==> flow/design.v <==
module a_s(op_a, op_m, as, outp);
   parameter        NBITS = 6;
   input [NBITS:0]  op_a;
   input [NBITS:0]  op_m;
   input            as;
   output [NBITS:0] outp;
   reg [NBITS:0]    outp;
   always @(as or op_a or op_m)
   begin: adder_subt
      if (as == 1'b1)
         outp <= op_a + op_m;
      else
         outp <= op_a - op_m;
   end
endmodule
module div_nr_wsticky(A, B, Q, sticky);
   parameter             NBITS = 6;
   parameter             PBITS = 8;
   input [NBITS-1:0]     A;
   input [NBITS-1:0]     B;
   output [PBITS-1:0]    Q;
   output                sticky;
   parameter [NBITS-1:0] ZEROS = 0;
   reg [NBITS:0]         YY_in[0:PBITS];
   reg [PBITS-1:0]       QQ_in[0:PBITS];
   reg [NBITS:0]         m_cablesIn[0:PBITS];
   wire [NBITS:0]        m_cablesOut[0:PBITS];
   wire [PBITS:0]        a_or_s;
   wire [PBITS-1:0]      QQ;
   wire [NBITS-1:0]      YY;
   wire [NBITS-1:0]      XX;
   assign XX = A;
   assign YY = B;
   assign Q = QQ;
   assign a_or_s[0] = 1'b0;
   always @(*) m_cablesIn[0] <= {1'b0, XX};
   always @(*) YY_in[0] <= {1'b0, YY};
   generate
      begin : xhdl0
         genvar                I;
         for (I = 0; I <= PBITS - 1; I = I + 1)
         begin : divisor
            a_s #(NBITS) int_mod(.op_a(m_cablesIn[I]), .op_m(YY_in[I]), .as(a_or_s[I]), .outp(m_cablesOut[I]));
         end
      end
   endgenerate
   generate
      begin : xhdl1
         genvar                I;
         for (I = 0; I <= PBITS - 1; I = I + 1)
         begin : conex
            assign a_or_s[I + 1] = m_cablesOut[I][NBITS];
            always @(*) m_cablesIn[I + 1] <= {m_cablesOut[I][NBITS - 1:0], 1'b0};
            always @(*) YY_in[I + 1] <= YY_in[I];
            always @(*) QQ_in[I + 1][I] <= a_or_s[I + 1];
            if (I > 0)
            begin : rest
               always @(*) QQ_in[I + 1][I - 1:0] <= QQ_in[I][I - 1:0];
            end
         end
      end
   endgenerate
   generate
      begin : xhdl2
         genvar                I;
         for (I = 0; I <= PBITS - 1; I = I + 1)
         begin : quotient
            assign QQ[I] = (~QQ_in[PBITS][PBITS - 1 - I]);
         end
      end
   endgenerate
   assign sticky = (m_cablesOut[PBITS - 1] == ZEROS) ? 1'b0 : 
                   1'b1;
endmodule
module FP_div(FP_A, FP_B, clk, ce, FP_Z);
   parameter         K = 32;
   parameter         P = 24;
   parameter         E = 8;
   input [K-1:0]     FP_A;
   input [K-1:0]     FP_B;
   input             clk;
   input             ce;
   output [K-1:0]    FP_Z;
   reg [K-1:0]       FP_Z;
   parameter [K-1:0] ZEROS = 1'b0;
   parameter [K-1:0] ONES = 32'hffffffff;
   parameter [E-1:0] BIAS = {1'b0, ONES[E - 2:0]};
   parameter         PBITS = P + 3;
   reg [K-1:0]       A_int;
   reg [K-1:0]       B_int;
   reg [K-1:0]       FP_Z_int;
   wire [E-1:0]      exp_A;
   wire [E-1:0]      exp_B;
   wire [P-1:0]      frac_A;
   wire [P-1:0]      frac_B;
   wire              sign_A;
   wire              sign_B;
   wire              expA_FF;
   wire              expB_FF;
   wire              expA_Z;
   wire              expB_Z;
   wire              fracA_Z;
   wire              fracB_Z;
   wire [E:0]        exp_noBIAS;
   wire [E:0]        exp_Biased;
   wire [E:0]        exp_Biased_Norm;
   wire              isNaN_A;
   wire              isNaN_B;
   wire              isInf_A;
   wire              isInf_B;
   wire              isZero_A;
   wire              isZero_B;
   wire              isNaN;
   wire              isInf;
   wire              isZero;
   wire              sign;
   wire [PBITS-1:0]  frac_div;
   wire [PBITS-1:0]  frac_div_shifted;
   wire [PBITS-2:0]  fr_sh;
   wire [P-2:0]      frac_final;
   wire              underflow;
   wire              overflow;
   wire [E-1:0]      exp_final;
   wire              sticky_bit;
   wire              div_by_zero;
   always @(posedge clk)
      begin
         if (ce == 1'b1)
         begin
            A_int <= FP_A;
            B_int <= FP_B;
         end
      end
   assign sign_A = A_int[K - 1];
   assign sign_B = B_int[K - 1];
   assign exp_A = A_int[K - 2:K - E - 1];
   assign exp_B = B_int[K - 2:K - E - 1];
   assign frac_A = {1'b1, A_int[P - 2:0]};
   assign frac_B = {1'b1, B_int[P - 2:0]};
   assign expA_FF = (A_int[K - 2:K - E - 1] == ONES[K - 2:K - E - 1]) ? 1'b1 : 
                    1'b0;
   assign expB_FF = (B_int[K - 2:K - E - 1] == ONES[K - 2:K - E - 1]) ? 1'b1 : 
                    1'b0;
   assign expA_Z = (A_int[K - 2:K - E - 1] == ZEROS[K - 2:K - E - 1]) ? 1'b1 : 
                   1'b0;
   assign expB_Z = (B_int[K - 2:K - E - 1] == ZEROS[K - 2:K - E - 1]) ? 1'b1 : 
                   1'b0;
   assign fracA_Z = (A_int[P - 2:0] == ZEROS[P - 2:0]) ? 1'b1 : 
                    1'b0;
   assign fracB_Z = (B_int[P - 2:0] == ZEROS[P - 2:0]) ? 1'b1 : 
                    1'b0;
   assign isNaN_A = expA_FF & ((~fracA_Z));
   assign isNaN_B = expB_FF & ((~fracB_Z));
   assign isInf_A = expA_FF;
   assign isInf_B = expB_FF;
   assign isZero_A = expA_Z & fracA_Z;
   assign isZero_B = expB_Z & fracB_Z;
   assign div_by_zero = expB_Z;
   assign isNaN = isNaN_A | isNaN_B;
   assign isInf = isInf_A | isInf_B | div_by_zero;
   assign isZero = isZero_A & (~isZero_B);
   assign exp_noBIAS = ({1'b0, exp_A}) - ({1'b0, exp_B});
   assign exp_Biased = exp_noBIAS + ({1'b0, BIAS});
   assign sign = sign_A ^ sign_B;
   div_nr_wsticky #(P,PBITS) a_div(.A(frac_A), .B(frac_B), .Q(frac_div), .sticky(sticky_bit));
   assign frac_div_shifted = (frac_div[PBITS - 1] == 1'b0) ? {frac_div[PBITS - 2:0], 1'b0} : 
                             frac_div;
   assign exp_Biased_Norm = (frac_div[PBITS - 1] == 1'b0) ? exp_Biased - 1 : 
                            exp_Biased;
   assign exp_final = exp_Biased_Norm[E - 1:0];
   assign overflow = (((exp_Biased_Norm[E:E - 1] == 2'b10) | (exp_Biased_Norm[E:0] == {1'b0, ONES[E - 1:0]}))) ? 1'b1 : 
                     1'b0;
   assign underflow = (((exp_Biased_Norm[E:E - 1] == 2'b11) | (exp_Biased_Norm[E - 1:0] == ZEROS[E - 1:0]))) ? 1'b1 : 
                      1'b0;
   assign fr_sh = frac_div_shifted[PBITS - 2:0];
   assign frac_final = ((fr_sh[2] == 1'b1 & (sticky_bit == 1'b1 | fr_sh[0] == 1'b1 | fr_sh[1] == 1'b1))) ? fr_sh[PBITS - 2:PBITS - P] + 1 : 
                       (((sticky_bit == 1'b1) & (fr_sh[2:0] == 3'b100) & (fr_sh[3] == 1'b1))) ? fr_sh[PBITS - 2:PBITS - P] + 1 : 
                       fr_sh[PBITS - 2:PBITS - P];
   always @(sign or isNaN or isInf or isZero or exp_final or frac_final or underflow or overflow)
   begin: packing
      FP_Z_int[K - 1] <= sign;
      if (isNaN == 1'b1)
      begin
         FP_Z_int[K - 2:P - 1] <= ONES[E - 1:0];
         FP_Z_int[P - 2:0] <= {1'b1, ZEROS[P - 3:0]};
      end
      else if ((isInf == 1'b1) | (overflow == 1'b1))
      begin
         FP_Z_int[K - 2:P - 1] <= ONES[E - 1:0];
         FP_Z_int[P - 2:0] <= ZEROS[P - 2:0];
      end
      else if ((isZero == 1'b1) | (underflow == 1'b1))
      begin
         FP_Z_int[K - 2:P - 1] <= ZEROS[E - 1:0];
         FP_Z_int[P - 2:0] <= ZEROS[P - 2:0];
      end
      else
      begin
         FP_Z_int[K - 2:P - 1] <= exp_final;
         FP_Z_int[P - 2:0] <= frac_final;
      end
   end
   always @(posedge clk)
   begin: final_reg
      begin
         if (ce == 1'b1)
            FP_Z <= FP_Z_int;
      end
   end
endmodule
-- Step by step through the tools: FP_div
Each step is given for the RTL above and for the edited RTL.
"unedited" refers to lines of the RTL above, "edited" to lines of the edited file.
"change": "edited" minus "unedited" as printed here. "relative change": 100 x difference / "unedited".
Operators carry their Yosys type and port widths (W data, S select, Z words).
Library cell names are shortened.
A cell with n/a has no value.
- design top: FP_div
- clock: clk
- library: sky130hd
- library corner: tt_025C_1v80

-- The edit
Unified diff, file above to edited file.
The edited RTL no longer does the same as the RTL above: the edit was made by script, with no optimisation intended.
begin of diff
@@ -138,5 +138,5 @@
    assign frac_A = {1'b1, A_int[P - 2:0]};
    assign frac_B = {1'b1, B_int[P - 2:0]};
-   assign expA_FF = (A_int[K - 2:K - E - 1] == ONES[K - 2:K - E - 1]) ? 1'b1 : 
+   assign expA_FF = (A_int[K - 2:K - E - 1] != ONES[K - 2:K - E - 1]) ? 1'b1 : 
                     1'b0;
    assign expB_FF = (B_int[K - 2:K - E - 1] == ONES[K - 2:K - E - 1]) ? 1'b1 : 
end of diff

-- After elaboration
Source: Yosys, flattened and elaborated. Widths are those after wreduce. Registers that Yosys merges into a memory's read port (data or address) are not register bits. Print and check cells do not count. Equal cells are merged and count once.
- word-level totals (item ; unedited ; edited ; change ; relative change (%)):
    register bits after elaboration ; 96 ; 96 ; 0 ; 0.00
    output and inout port bits ; 32 ; 32 ; 0 ; 0.00
- operators by class (item ; unedited ; edited ; change ; relative change (%)):
    $add $sub $neg ; 57 ; 57 ; 0 ; 0.00
    equality and inequality tests ; 6 ; 6 ; 0 ; 0.00
    mux-type cells ; 42 ; 42 ; 0 ; 0.00
    bitwise logic cells ; 47 ; 47 ; 0 ; 0.00
    reduce/logical cells ; 8 ; 8 ; 0 ; 0.00
- operators with widths (kind ; unedited ; edited ; change ; relative change (%)):
    $eq A8 B8 Y1 const B ; 2 ; 1 ; -1 ; -50.00
    $ne A8 B8 Y1 const B ; 0 ; 1 ; +1 ; n/a
    $not A1 Y1 ; 29 ; 29 ; 0 ; 0.00
    $add A25 B24 Y25 ; 26 ; 26 ; 0 ; 0.00
    $mux W25 ; 26 ; 26 ; 0 ; 0.00
    $sub A25 B24 Y25 ; 26 ; 26 ; 0 ; 0.00
    $mux W1 ; 9 ; 9 ; 0 ; 0.00
    $or A1 B1 Y1 ; 9 ; 9 ; 0 ; 0.00
    $and A1 B1 Y1 ; 8 ; 8 ; 0 ; 0.00
    $mux W23 ; 4 ; 4 ; 0 ; 0.00
    $logic_not A8 Y1 ; 3 ; 3 ; 0 ; 0.00
    $eq A2 B2 Y1 const B ; 2 ; 2 ; 0 ; 0.00
    $logic_not A23 Y1 ; 2 ; 2 ; 0 ; 0.00
    $add A23 B1 Y23 const B ; 1 ; 1 ; 0 ; 0.00
    $add A9 B7 Y9 const B ; 1 ; 1 ; 0 ; 0.00
    $eq A3 B3 Y1 const B ; 1 ; 1 ; 0 ; 0.00
    $eq A9 B8 Y1 const B ; 1 ; 1 ; 0 ; 0.00
    $logic_not A25 Y1 ; 1 ; 1 ; 0 ; 0.00
    $mux W26 ; 1 ; 1 ; 0 ; 0.00
    $mux W8 ; 1 ; 1 ; 0 ; 0.00
    $mux W9 ; 1 ; 1 ; 0 ; 0.00
    $reduce_or A2 Y1 ; 1 ; 1 ; 0 ; 0.00
    $reduce_or A3 Y1 ; 1 ; 1 ; 0 ; 0.00
    $sub A24 B24 Y25 ; 1 ; 1 ; 0 ; 0.00
    $sub A8 B8 Y9 ; 1 ; 1 ; 0 ; 0.00
    $sub A9 B1 Y9 const B ; 1 ; 1 ; 0 ; 0.00
    $xor A1 B1 Y1 ; 1 ; 1 ; 0 ; 0.00

-- Depth
Longest topological path by Yosys (ltp), each cell counted once; first at word level (registers and memories cut), then after technology mapping (sequential cells cut; the memories' decode and read muxes count).
- depth (item ; unedited ; edited ; change ; relative change (%)):
    depth after elaboration ; 62 ; 62 ; 0 ; 0.00
    ABC_AREA ; 0 ; 0 ; n/a ; n/a
    depth in mapped cells ; 460 ; 460 ; 0 ; 0.00
    mapped depth without buffers ; 441 ; 439 ; -2 ; -0.45

-- Netlist
The flow's flattened synthesis, as Yosys stat reports it; memories are mapped. The netlist is that of the ABC_AREA named above (0 if unset); the other value can give another one.
- synthesis totals (item ; unedited ; edited ; change ; relative change (%)):
    mapped cells ; 6906 ; 6947 ; +41 ; +0.59
    synthesis area (um2) ; 50872.5 ; 50923.8 ; +51.3 ; +0.10
    area of sequential cells (um2) ; 2882.8 ; 2882.8 ; 0.0 ; 0.00
    mapped flip-flops ; 96 ; 96 ; 0 ; 0.00
    buffer cells ; 157 ; 169 ; +12 ; +7.64
- cell types (cell type ; unedited ; edited ; change ; relative change (%)):
    clkbuf_1 ; 79 ; 120 ; +41 ; +51.90
    nor2_1 ; 1243 ; 1207 ; -36 ; -2.90
    a21o_1 ; 260 ; 238 ; -22 ; -8.46
    buf_4 ; 23 ; 2 ; -21 ; -91.30
    o21ai_0 ; 332 ; 350 ; +18 ; +5.42
    a21oi_1 ; 794 ; 777 ; -17 ; -2.14
    inv_1 ; 360 ; 377 ; +17 ; +4.72
    nand2b_1 ; 116 ; 132 ; +16 ; +13.79
    and3_1 ; 11 ; 24 ; +13 ; +118.18
    nand3b_1 ; 33 ; 45 ; +12 ; +36.36
    buf_2 ; 26 ; 14 ; -12 ; -46.15
    and2_1 ; 25 ; 37 ; +12 ; +48.00
    o21a_1 ; 22 ; 34 ; +12 ; +54.55
    buf_1 ; 21 ; 33 ; +12 ; +57.14
    a211oi_1 ; 34 ; 45 ; +11 ; +32.35
    xor2_1 ; 110 ; 101 ; -9 ; -8.18
    o21bai_1 ; 312 ; 320 ; +8 ; +2.56
    o21ba_2 ; 16 ; 8 ; -8 ; -50.00
The list need not be complete.
By module: a second synthesis without flattening, with its own total; a netlist apart from the flattened one above.
- second synthesis, totals (item ; unedited ; edited ; change ; relative change (%)):
    cells (unflattened synthesis) ; 7714 ; 7722 ; +8 ; +0.10
    area (unflattened synthesis) (um2) ; 55191.7 ; 55180.4 ; -11.3 ; -0.02
Each row is one instance without its submodules.
- by module, unedited (module ; instances ; cells ; area (um2)):
    a_s #(NBITS=24) ; 27 ; 269 ; 1846.8
    FP_div ; 1 ; 414 ; 5168.7
    div_nr_wsticky ; 1 ; 37 ; 160.2
- by module, edited (module ; instances ; cells ; area (um2)):
    a_s #(NBITS=24) ; 27 ; 269 ; 1846.8
    FP_div ; 1 ; 422 ; 5157.4
    div_nr_wsticky ; 1 ; 37 ; 160.2

-- Path before layout
Source: OpenSTA report_checks on the synthesized netlist (no wires, ideal clock, input and output delay 20% of the period each), path of least setup slack; recovery checks are left aside. Register names are those of the netlist, which keeps one name where synthesis merged equal registers.
- path after synthesis (item ; unedited ; edited ; change ; relative change (%)):
    path type ; flip-flop to flip-flop ; flip-flop to flip-flop ; n/a ; n/a
    start point ; reg B_int[2] ; reg B_int[2] ; n/a ; n/a
    end point ; reg FP_Z[18] ; reg FP_Z[4] ; n/a ; n/a
    period (ns) ; 80.0 ; 80.0 ; 0.0 ; 0.00
    library setup time (ns) ; 0.268 ; 0.269 ; +0.001 ; n/a
    arrival (ns) ; 60.649 ; 63.458 ; +2.809 ; +4.63
    data required time (ns) ; 79.732 ; 79.731 ; -0.001 ; 0.00
    slack (ns) ; 19.083 ; 16.273 ; -2.810 ; n/a
    delay of the path (ns) ; 60.917 ; 63.727 ; +2.810 ; +4.61
    stages ; 366 ; 387 ; +21 ; +5.74
    buffers on the path ; 24 ; 27 ; +3 ; +12.50
    synthesis period reached (ns) ; 60.917 ; 63.727 ; +2.810 ; +4.61
"delay of the path" is the arrival time less input delay plus setup time.
"stages" counts driving pins, that of a launching flip-flop among them; a cell with two outputs on the path counts twice.
"synthesis period reached" = period - worst setup slack (recovery checks aside). The figure is calculated, with input and output delays left at 20% of the set period.
The rows between start and end are the longest chain of elaborated cells between them; the timing report does not say that the signal goes this way. Where chains are equally long, one stands for them.
A line is the first line of the expression or statement that the cell stems from. Yosys adds cells for indexed reads and writes and turns some case tables into memories.
On the way, after synthesis, unedited:
- cells stage by stage: edfxtp_1 > inv_1 > ha_1 > nor2b_1 > o31ai_1 > nor2b_1 > nor2b_1 > o21ai_0 > nand2b_1 > a21o_1 > a21oi_1 > xnor2_1 > ha_1 > nor4_1 > inv_1 > a211oi_1 > nor2_1 > o31ai_1 > (+330 left out) > a21o_1 > a21o_1 > a21o_1 > a21o_1 > a21o_1 > a21o_1 > a21o_1 > a21o_1 > a21oi_1 > nor3b_1 > o21a_1 > nor3_1 > xnor2_1 > o221ai_1 > buf_2 > nor4_1 > xor2_1 > o22ai_1
- length of the longest elaborated chain at 59
- RTL lines, path after synthesis, unedited (item ; RTL line ; source):
    start: declaration ; 90 ; reg [K-1:0]       B_int;
    start: assignment ; 131 ; B_int <= FP_B;
    $sub A24 B24 Y25 ; 13 ; outp <= op_a - op_m;
    $sub A25 B24 Y25 ; 13 ;
    $mux W25 ; 10 ; if (as == 1'b1)
    $sub A25 B24 Y25 ; 13 ;
    $mux W25 ; 10 ;
    $sub A25 B24 Y25 ; 13 ;
    $mux W25 ; 10 ;
    (+44 left out) ; n/a ;
    $mux W25 ; 10 ;
    $not A1 Y1 ; 68 ; assign QQ[I] = (~QQ_in[PBITS][PBITS - 1 - I]);
    $mux W26 ; 166 ; assign frac_div_shifted = (frac_div[PBITS - 1] == 1'b0) ? {frac_div[PBITS - 2:0], 1'b0} :
    $eq A3 B3 Y1 ; 177 ; (((sticky_bit == 1'b1) & (fr_sh[2:0] == 3'b100) & (fr_sh[3] == 1'b1))) ? fr_sh[PBITS - 2:PBITS - P] + 1 :
    $and A1 B1 Y1 x2 ; 177 ;
    $mux W23 ; 177 ;
    $mux W23 ; 176 ; assign frac_final = ((fr_sh[2] == 1'b1 & (sticky_bit == 1'b1 | fr_sh[0] == 1'b1 | fr_sh[1] == 1'b1))) ? fr_sh[ ...
    end: assignment ; 207 ; FP_Z <= FP_Z_int;
    end: declaration ; 83 ; output [K-1:0]    FP_Z;
On the way, after synthesis, edited:
- cells stage by stage: edfxtp_1 > inv_1 > ha_1 > o21a_1 > o31a_1 > o21a_1 > o21ai_0 > nand2b_1 > a21oi_1 > xnor2_1 > ha_1 > or3_1 > a2111oi_0 > nor3_1 > a21oi_1 > nor2_1 > or3_1 > o21ai_0 > (+351 left out) > a21o_1 > a21o_1 > a21o_1 > a21o_1 > a21o_1 > a21oi_1 > or3_1 > inv_1 > and3_1 > nor4_1 > nand2_1 > nand3b_1 > a32o_1 > buf_2 > buf_2 > nand3_1 > xnor2_1 > o22ai_1
- length of the longest elaborated chain at 59
- RTL lines, path after synthesis, edited (item ; RTL line ; source):
    start: declaration ; 90 ; reg [K-1:0]       B_int;
    start: assignment ; 131 ; B_int <= FP_B;
    $sub A24 B24 Y25 ; 13 ; outp <= op_a - op_m;
    $sub A25 B24 Y25 ; 13 ;
    $mux W25 ; 10 ; if (as == 1'b1)
    $sub A25 B24 Y25 ; 13 ;
    $mux W25 ; 10 ;
    $sub A25 B24 Y25 ; 13 ;
    $mux W25 ; 10 ;
    (+44 left out) ; n/a ;
    $mux W25 ; 10 ;
    $not A1 Y1 ; 68 ; assign QQ[I] = (~QQ_in[PBITS][PBITS - 1 - I]);
    $mux W26 ; 166 ; assign frac_div_shifted = (frac_div[PBITS - 1] == 1'b0) ? {frac_div[PBITS - 2:0], 1'b0} :
    $eq A3 B3 Y1 ; 177 ; (((sticky_bit == 1'b1) & (fr_sh[2:0] == 3'b100) & (fr_sh[3] == 1'b1))) ? fr_sh[PBITS - 2:PBITS - P] + 1 :
    $and A1 B1 Y1 x2 ; 177 ;
    $mux W23 ; 177 ;
    $mux W23 ; 176 ; assign frac_final = ((fr_sh[2] == 1'b1 & (sticky_bit == 1'b1 | fr_sh[0] == 1'b1 | fr_sh[1] == 1'b1))) ? fr_sh[ ...
    end: assignment ; 207 ; FP_Z <= FP_Z_int;
    end: declaration ; 83 ; output [K-1:0]    FP_Z;

-- Worst path after layout
From the final timing report of the runs of pair 1: the path of least setup slack in the routed layout; clock arrival at registers is part of the times.
- path after layout (item ; unedited ; edited ; change ; relative change (%)):
    path type ; flip-flop to flip-flop ; flip-flop to flip-flop ; n/a ; n/a
    start point ; reg B_int[10] ; reg B_int[12] ; n/a ; n/a
    end point ; reg FP_Z[16] ; reg FP_Z[10] ; n/a ; n/a
    period (ns) ; 80.0 ; 80.0 ; 0.0 ; 0.00
    library setup time (ns) ; 0.14 ; 0.26 ; +0.12 ; n/a
    arrival (ns) ; 68.89 ; 68.77 ; -0.12 ; -0.17
    data required time (ns) ; 80.26 ; 80.12 ; -0.14 ; -0.17
    slack (ns) ; 11.37 ; 11.34 ; -0.03 ; n/a
    stages ; 368 ; 357 ; -11 ; -2.99
    buffers on the path ; 14 ; 13 ; -1 ; -7.14
The rows between start and end are the longest chain of elaborated cells between them; the timing report does not say that the signal goes this way. Where chains are equally long, one stands for them.
On the way, after layout, unedited:
- cells stage by stage: edfxtp_1 > buf_4 > inv_1 > buf_4 > ha_1 > nand2_1 > a2111oi_1 > nor2_2 > o31ai_2 > a41o_1 > nand2_1 > xor2_1 > ha_1 > nand2b_1 > a221oi_1 > o21bai_1 > a211o_1 > a21oi_1 > (+332 left out) > a21o_1 > a21o_1 > a21o_1 > a21o_1 > a21o_1 > a21o_1 > a21o_1 > a21o_1 > a21oi_1 > nor3b_1 > o21a_1 > nor3_1 > xnor2_1 > o221ai_1 > buf_4 > or4_1 > a31oi_1 > a21boi_1
- length of the longest elaborated chain at 59
- RTL lines, path after layout, unedited (item ; RTL line ; source):
    start: declaration ; 90 ; reg [K-1:0]       B_int;
    start: assignment ; 131 ; B_int <= FP_B;
    $sub A24 B24 Y25 ; 13 ; outp <= op_a - op_m;
    $sub A25 B24 Y25 ; 13 ;
    $mux W25 ; 10 ; if (as == 1'b1)
    $sub A25 B24 Y25 ; 13 ;
    $mux W25 ; 10 ;
    $sub A25 B24 Y25 ; 13 ;
    $mux W25 ; 10 ;
    (+44 left out) ; n/a ;
    $mux W25 ; 10 ;
    $not A1 Y1 ; 68 ; assign QQ[I] = (~QQ_in[PBITS][PBITS - 1 - I]);
    $mux W26 ; 166 ; assign frac_div_shifted = (frac_div[PBITS - 1] == 1'b0) ? {frac_div[PBITS - 2:0], 1'b0} :
    $eq A3 B3 Y1 ; 177 ; (((sticky_bit == 1'b1) & (fr_sh[2:0] == 3'b100) & (fr_sh[3] == 1'b1))) ? fr_sh[PBITS - 2:PBITS - P] + 1 :
    $and A1 B1 Y1 x2 ; 177 ;
    $mux W23 ; 177 ;
    $mux W23 ; 176 ; assign frac_final = ((fr_sh[2] == 1'b1 & (sticky_bit == 1'b1 | fr_sh[0] == 1'b1 | fr_sh[1] == 1'b1))) ? fr_sh[ ...
    end: assignment ; 207 ; FP_Z <= FP_Z_int;
    end: declaration ; 83 ; output [K-1:0]    FP_Z;
On the way, after layout, edited:
- cells stage by stage: edfxtp_1 > buf_4 > clkinv_1 > ha_1 > and3_1 > o211a_1 > a2111oi_2 > o21a_1 > or2_1 > a311oi_4 > buf_4 > or3_1 > o21ai_0 > xnor2_1 > ha_1 > a2111oi_0 > nor4bb_1 > nor3_1 > (+321 left out) > a21o_1 > a21o_1 > a21o_1 > a21o_1 > a21o_1 > a21o_1 > a21o_1 > a21oi_1 > or3_1 > inv_1 > and3_1 > nor4_1 > nand2_1 > nand3b_1 > a32o_1 > nand2_1 > xnor2_1 > nor2_1
- length of the longest elaborated chain at 59
- RTL lines, path after layout, edited (item ; RTL line ; source):
    start: declaration ; 90 ; reg [K-1:0]       B_int;
    start: assignment ; 131 ; B_int <= FP_B;
    $sub A24 B24 Y25 ; 13 ; outp <= op_a - op_m;
    $sub A25 B24 Y25 ; 13 ;
    $mux W25 ; 10 ; if (as == 1'b1)
    $sub A25 B24 Y25 ; 13 ;
    $mux W25 ; 10 ;
    $sub A25 B24 Y25 ; 13 ;
    $mux W25 ; 10 ;
    (+44 left out) ; n/a ;
    $mux W25 ; 10 ;
    $not A1 Y1 ; 68 ; assign QQ[I] = (~QQ_in[PBITS][PBITS - 1 - I]);
    $mux W26 ; 166 ; assign frac_div_shifted = (frac_div[PBITS - 1] == 1'b0) ? {frac_div[PBITS - 2:0], 1'b0} :
    $eq A3 B3 Y1 ; 177 ; (((sticky_bit == 1'b1) & (fr_sh[2:0] == 3'b100) & (fr_sh[3] == 1'b1))) ? fr_sh[PBITS - 2:PBITS - P] + 1 :
    $and A1 B1 Y1 x2 ; 177 ;
    $mux W23 ; 177 ;
    $mux W23 ; 176 ; assign frac_final = ((fr_sh[2] == 1'b1 & (sticky_bit == 1'b1 | fr_sh[0] == 1'b1 | fr_sh[1] == 1'b1))) ? fr_sh[ ...
    end: assignment ; 207 ; FP_Z <= FP_Z_int;
    end: declaration ; 83 ; output [K-1:0]    FP_Z;

-- Measured runs
Runs of the flow (Yosys, OpenROAD) on both versions; the two runs of a pair have the same settings. The constraints put input and output delay at 20% of the set period each and load the outputs with 0.01 pF.
Settings, pair 1:
- CORE_UTILIZATION: 45
- noted PLACE_DENSITY: 0.6
- period_ns: 80.0
- CAP_MARGIN: 20
- CORE_MARGIN: 2
- SLEW_MARGIN at 20
- results, pair 1 (item ; unedited ; edited ; change ; relative change (%)):
    cell area after synthesis (um2) ; 50872.5 ; 50923.8 ; +51.3 ; +0.10
    area of the die (um2) ; 115756.0 ; 115872.0 ; +116.0 ; +0.10
    standard-cell area after routing (um2) ; 54350.9 ; 54294.6 ; -56.3 ; -0.10
    utilization in the final report (%) ; 48.4 ; 48.3 ; -0.1 ; n/a
    worst setup slack after layout (ns) ; 11.368 ; 11.344 ; -0.024 ; n/a
    total negative slack on setup checks (ns) ; 0.000 ; 0.000 ; 0.000 ; n/a
    worst hold slack (ns) ; 0.574 ; 0.570 ; -0.004 ; n/a
    clock period achieved (ns) ; 68.632 ; 68.656 ; +0.024 ; +0.03
Settings, pair 2:
- ABC_AREA at 0
- CELL_PAD_IN_SITES_DETAIL_PLACEMENT: 0
- CORE_ASPECT_RATIO at 1.79
- CORE_UTILIZATION: 18
- noted GPL_ROUTABILITY_DRIVEN: 0
- GPL_TIMING_DRIVEN: 1
- noted HOLD_SLACK_MARGIN: 0.07
- PLACE_DENSITY_LB_ADDON: 0.3
- SLEW_MARGIN at 5
- period_ns: 92.4
- CAP_MARGIN: 20
- CORE_MARGIN: 2
- results, pair 2 (item ; unedited ; edited ; change ; relative change (%)):
    cell area after synthesis (um2) ; 50872.5 ; 50923.8 ; +51.3 ; +0.10
    area of the die (um2) ; 287075.0 ; 287363.0 ; +288.0 ; +0.10
    standard-cell area after routing (um2) ; 57212.4 ; 57279.9 ; +67.5 ; +0.12
    utilization in the final report (%) ; 20.3 ; 20.3 ; 0.0 ; n/a
    worst setup slack after layout (ns) ; 22.791 ; 22.920 ; +0.129 ; n/a
    total negative slack on setup checks (ns) ; 0.000 ; 0.000 ; 0.000 ; n/a
    worst hold slack (ns) ; 0.622 ; 0.609 ; -0.013 ; n/a
    clock period achieved (ns) ; 69.609 ; 69.480 ; -0.129 ; -0.19
"clock period achieved": clock period set for the run, less the worst setup slack. It is reckoned from that one timing run; input and output delays stay at 20% of the period that was set.
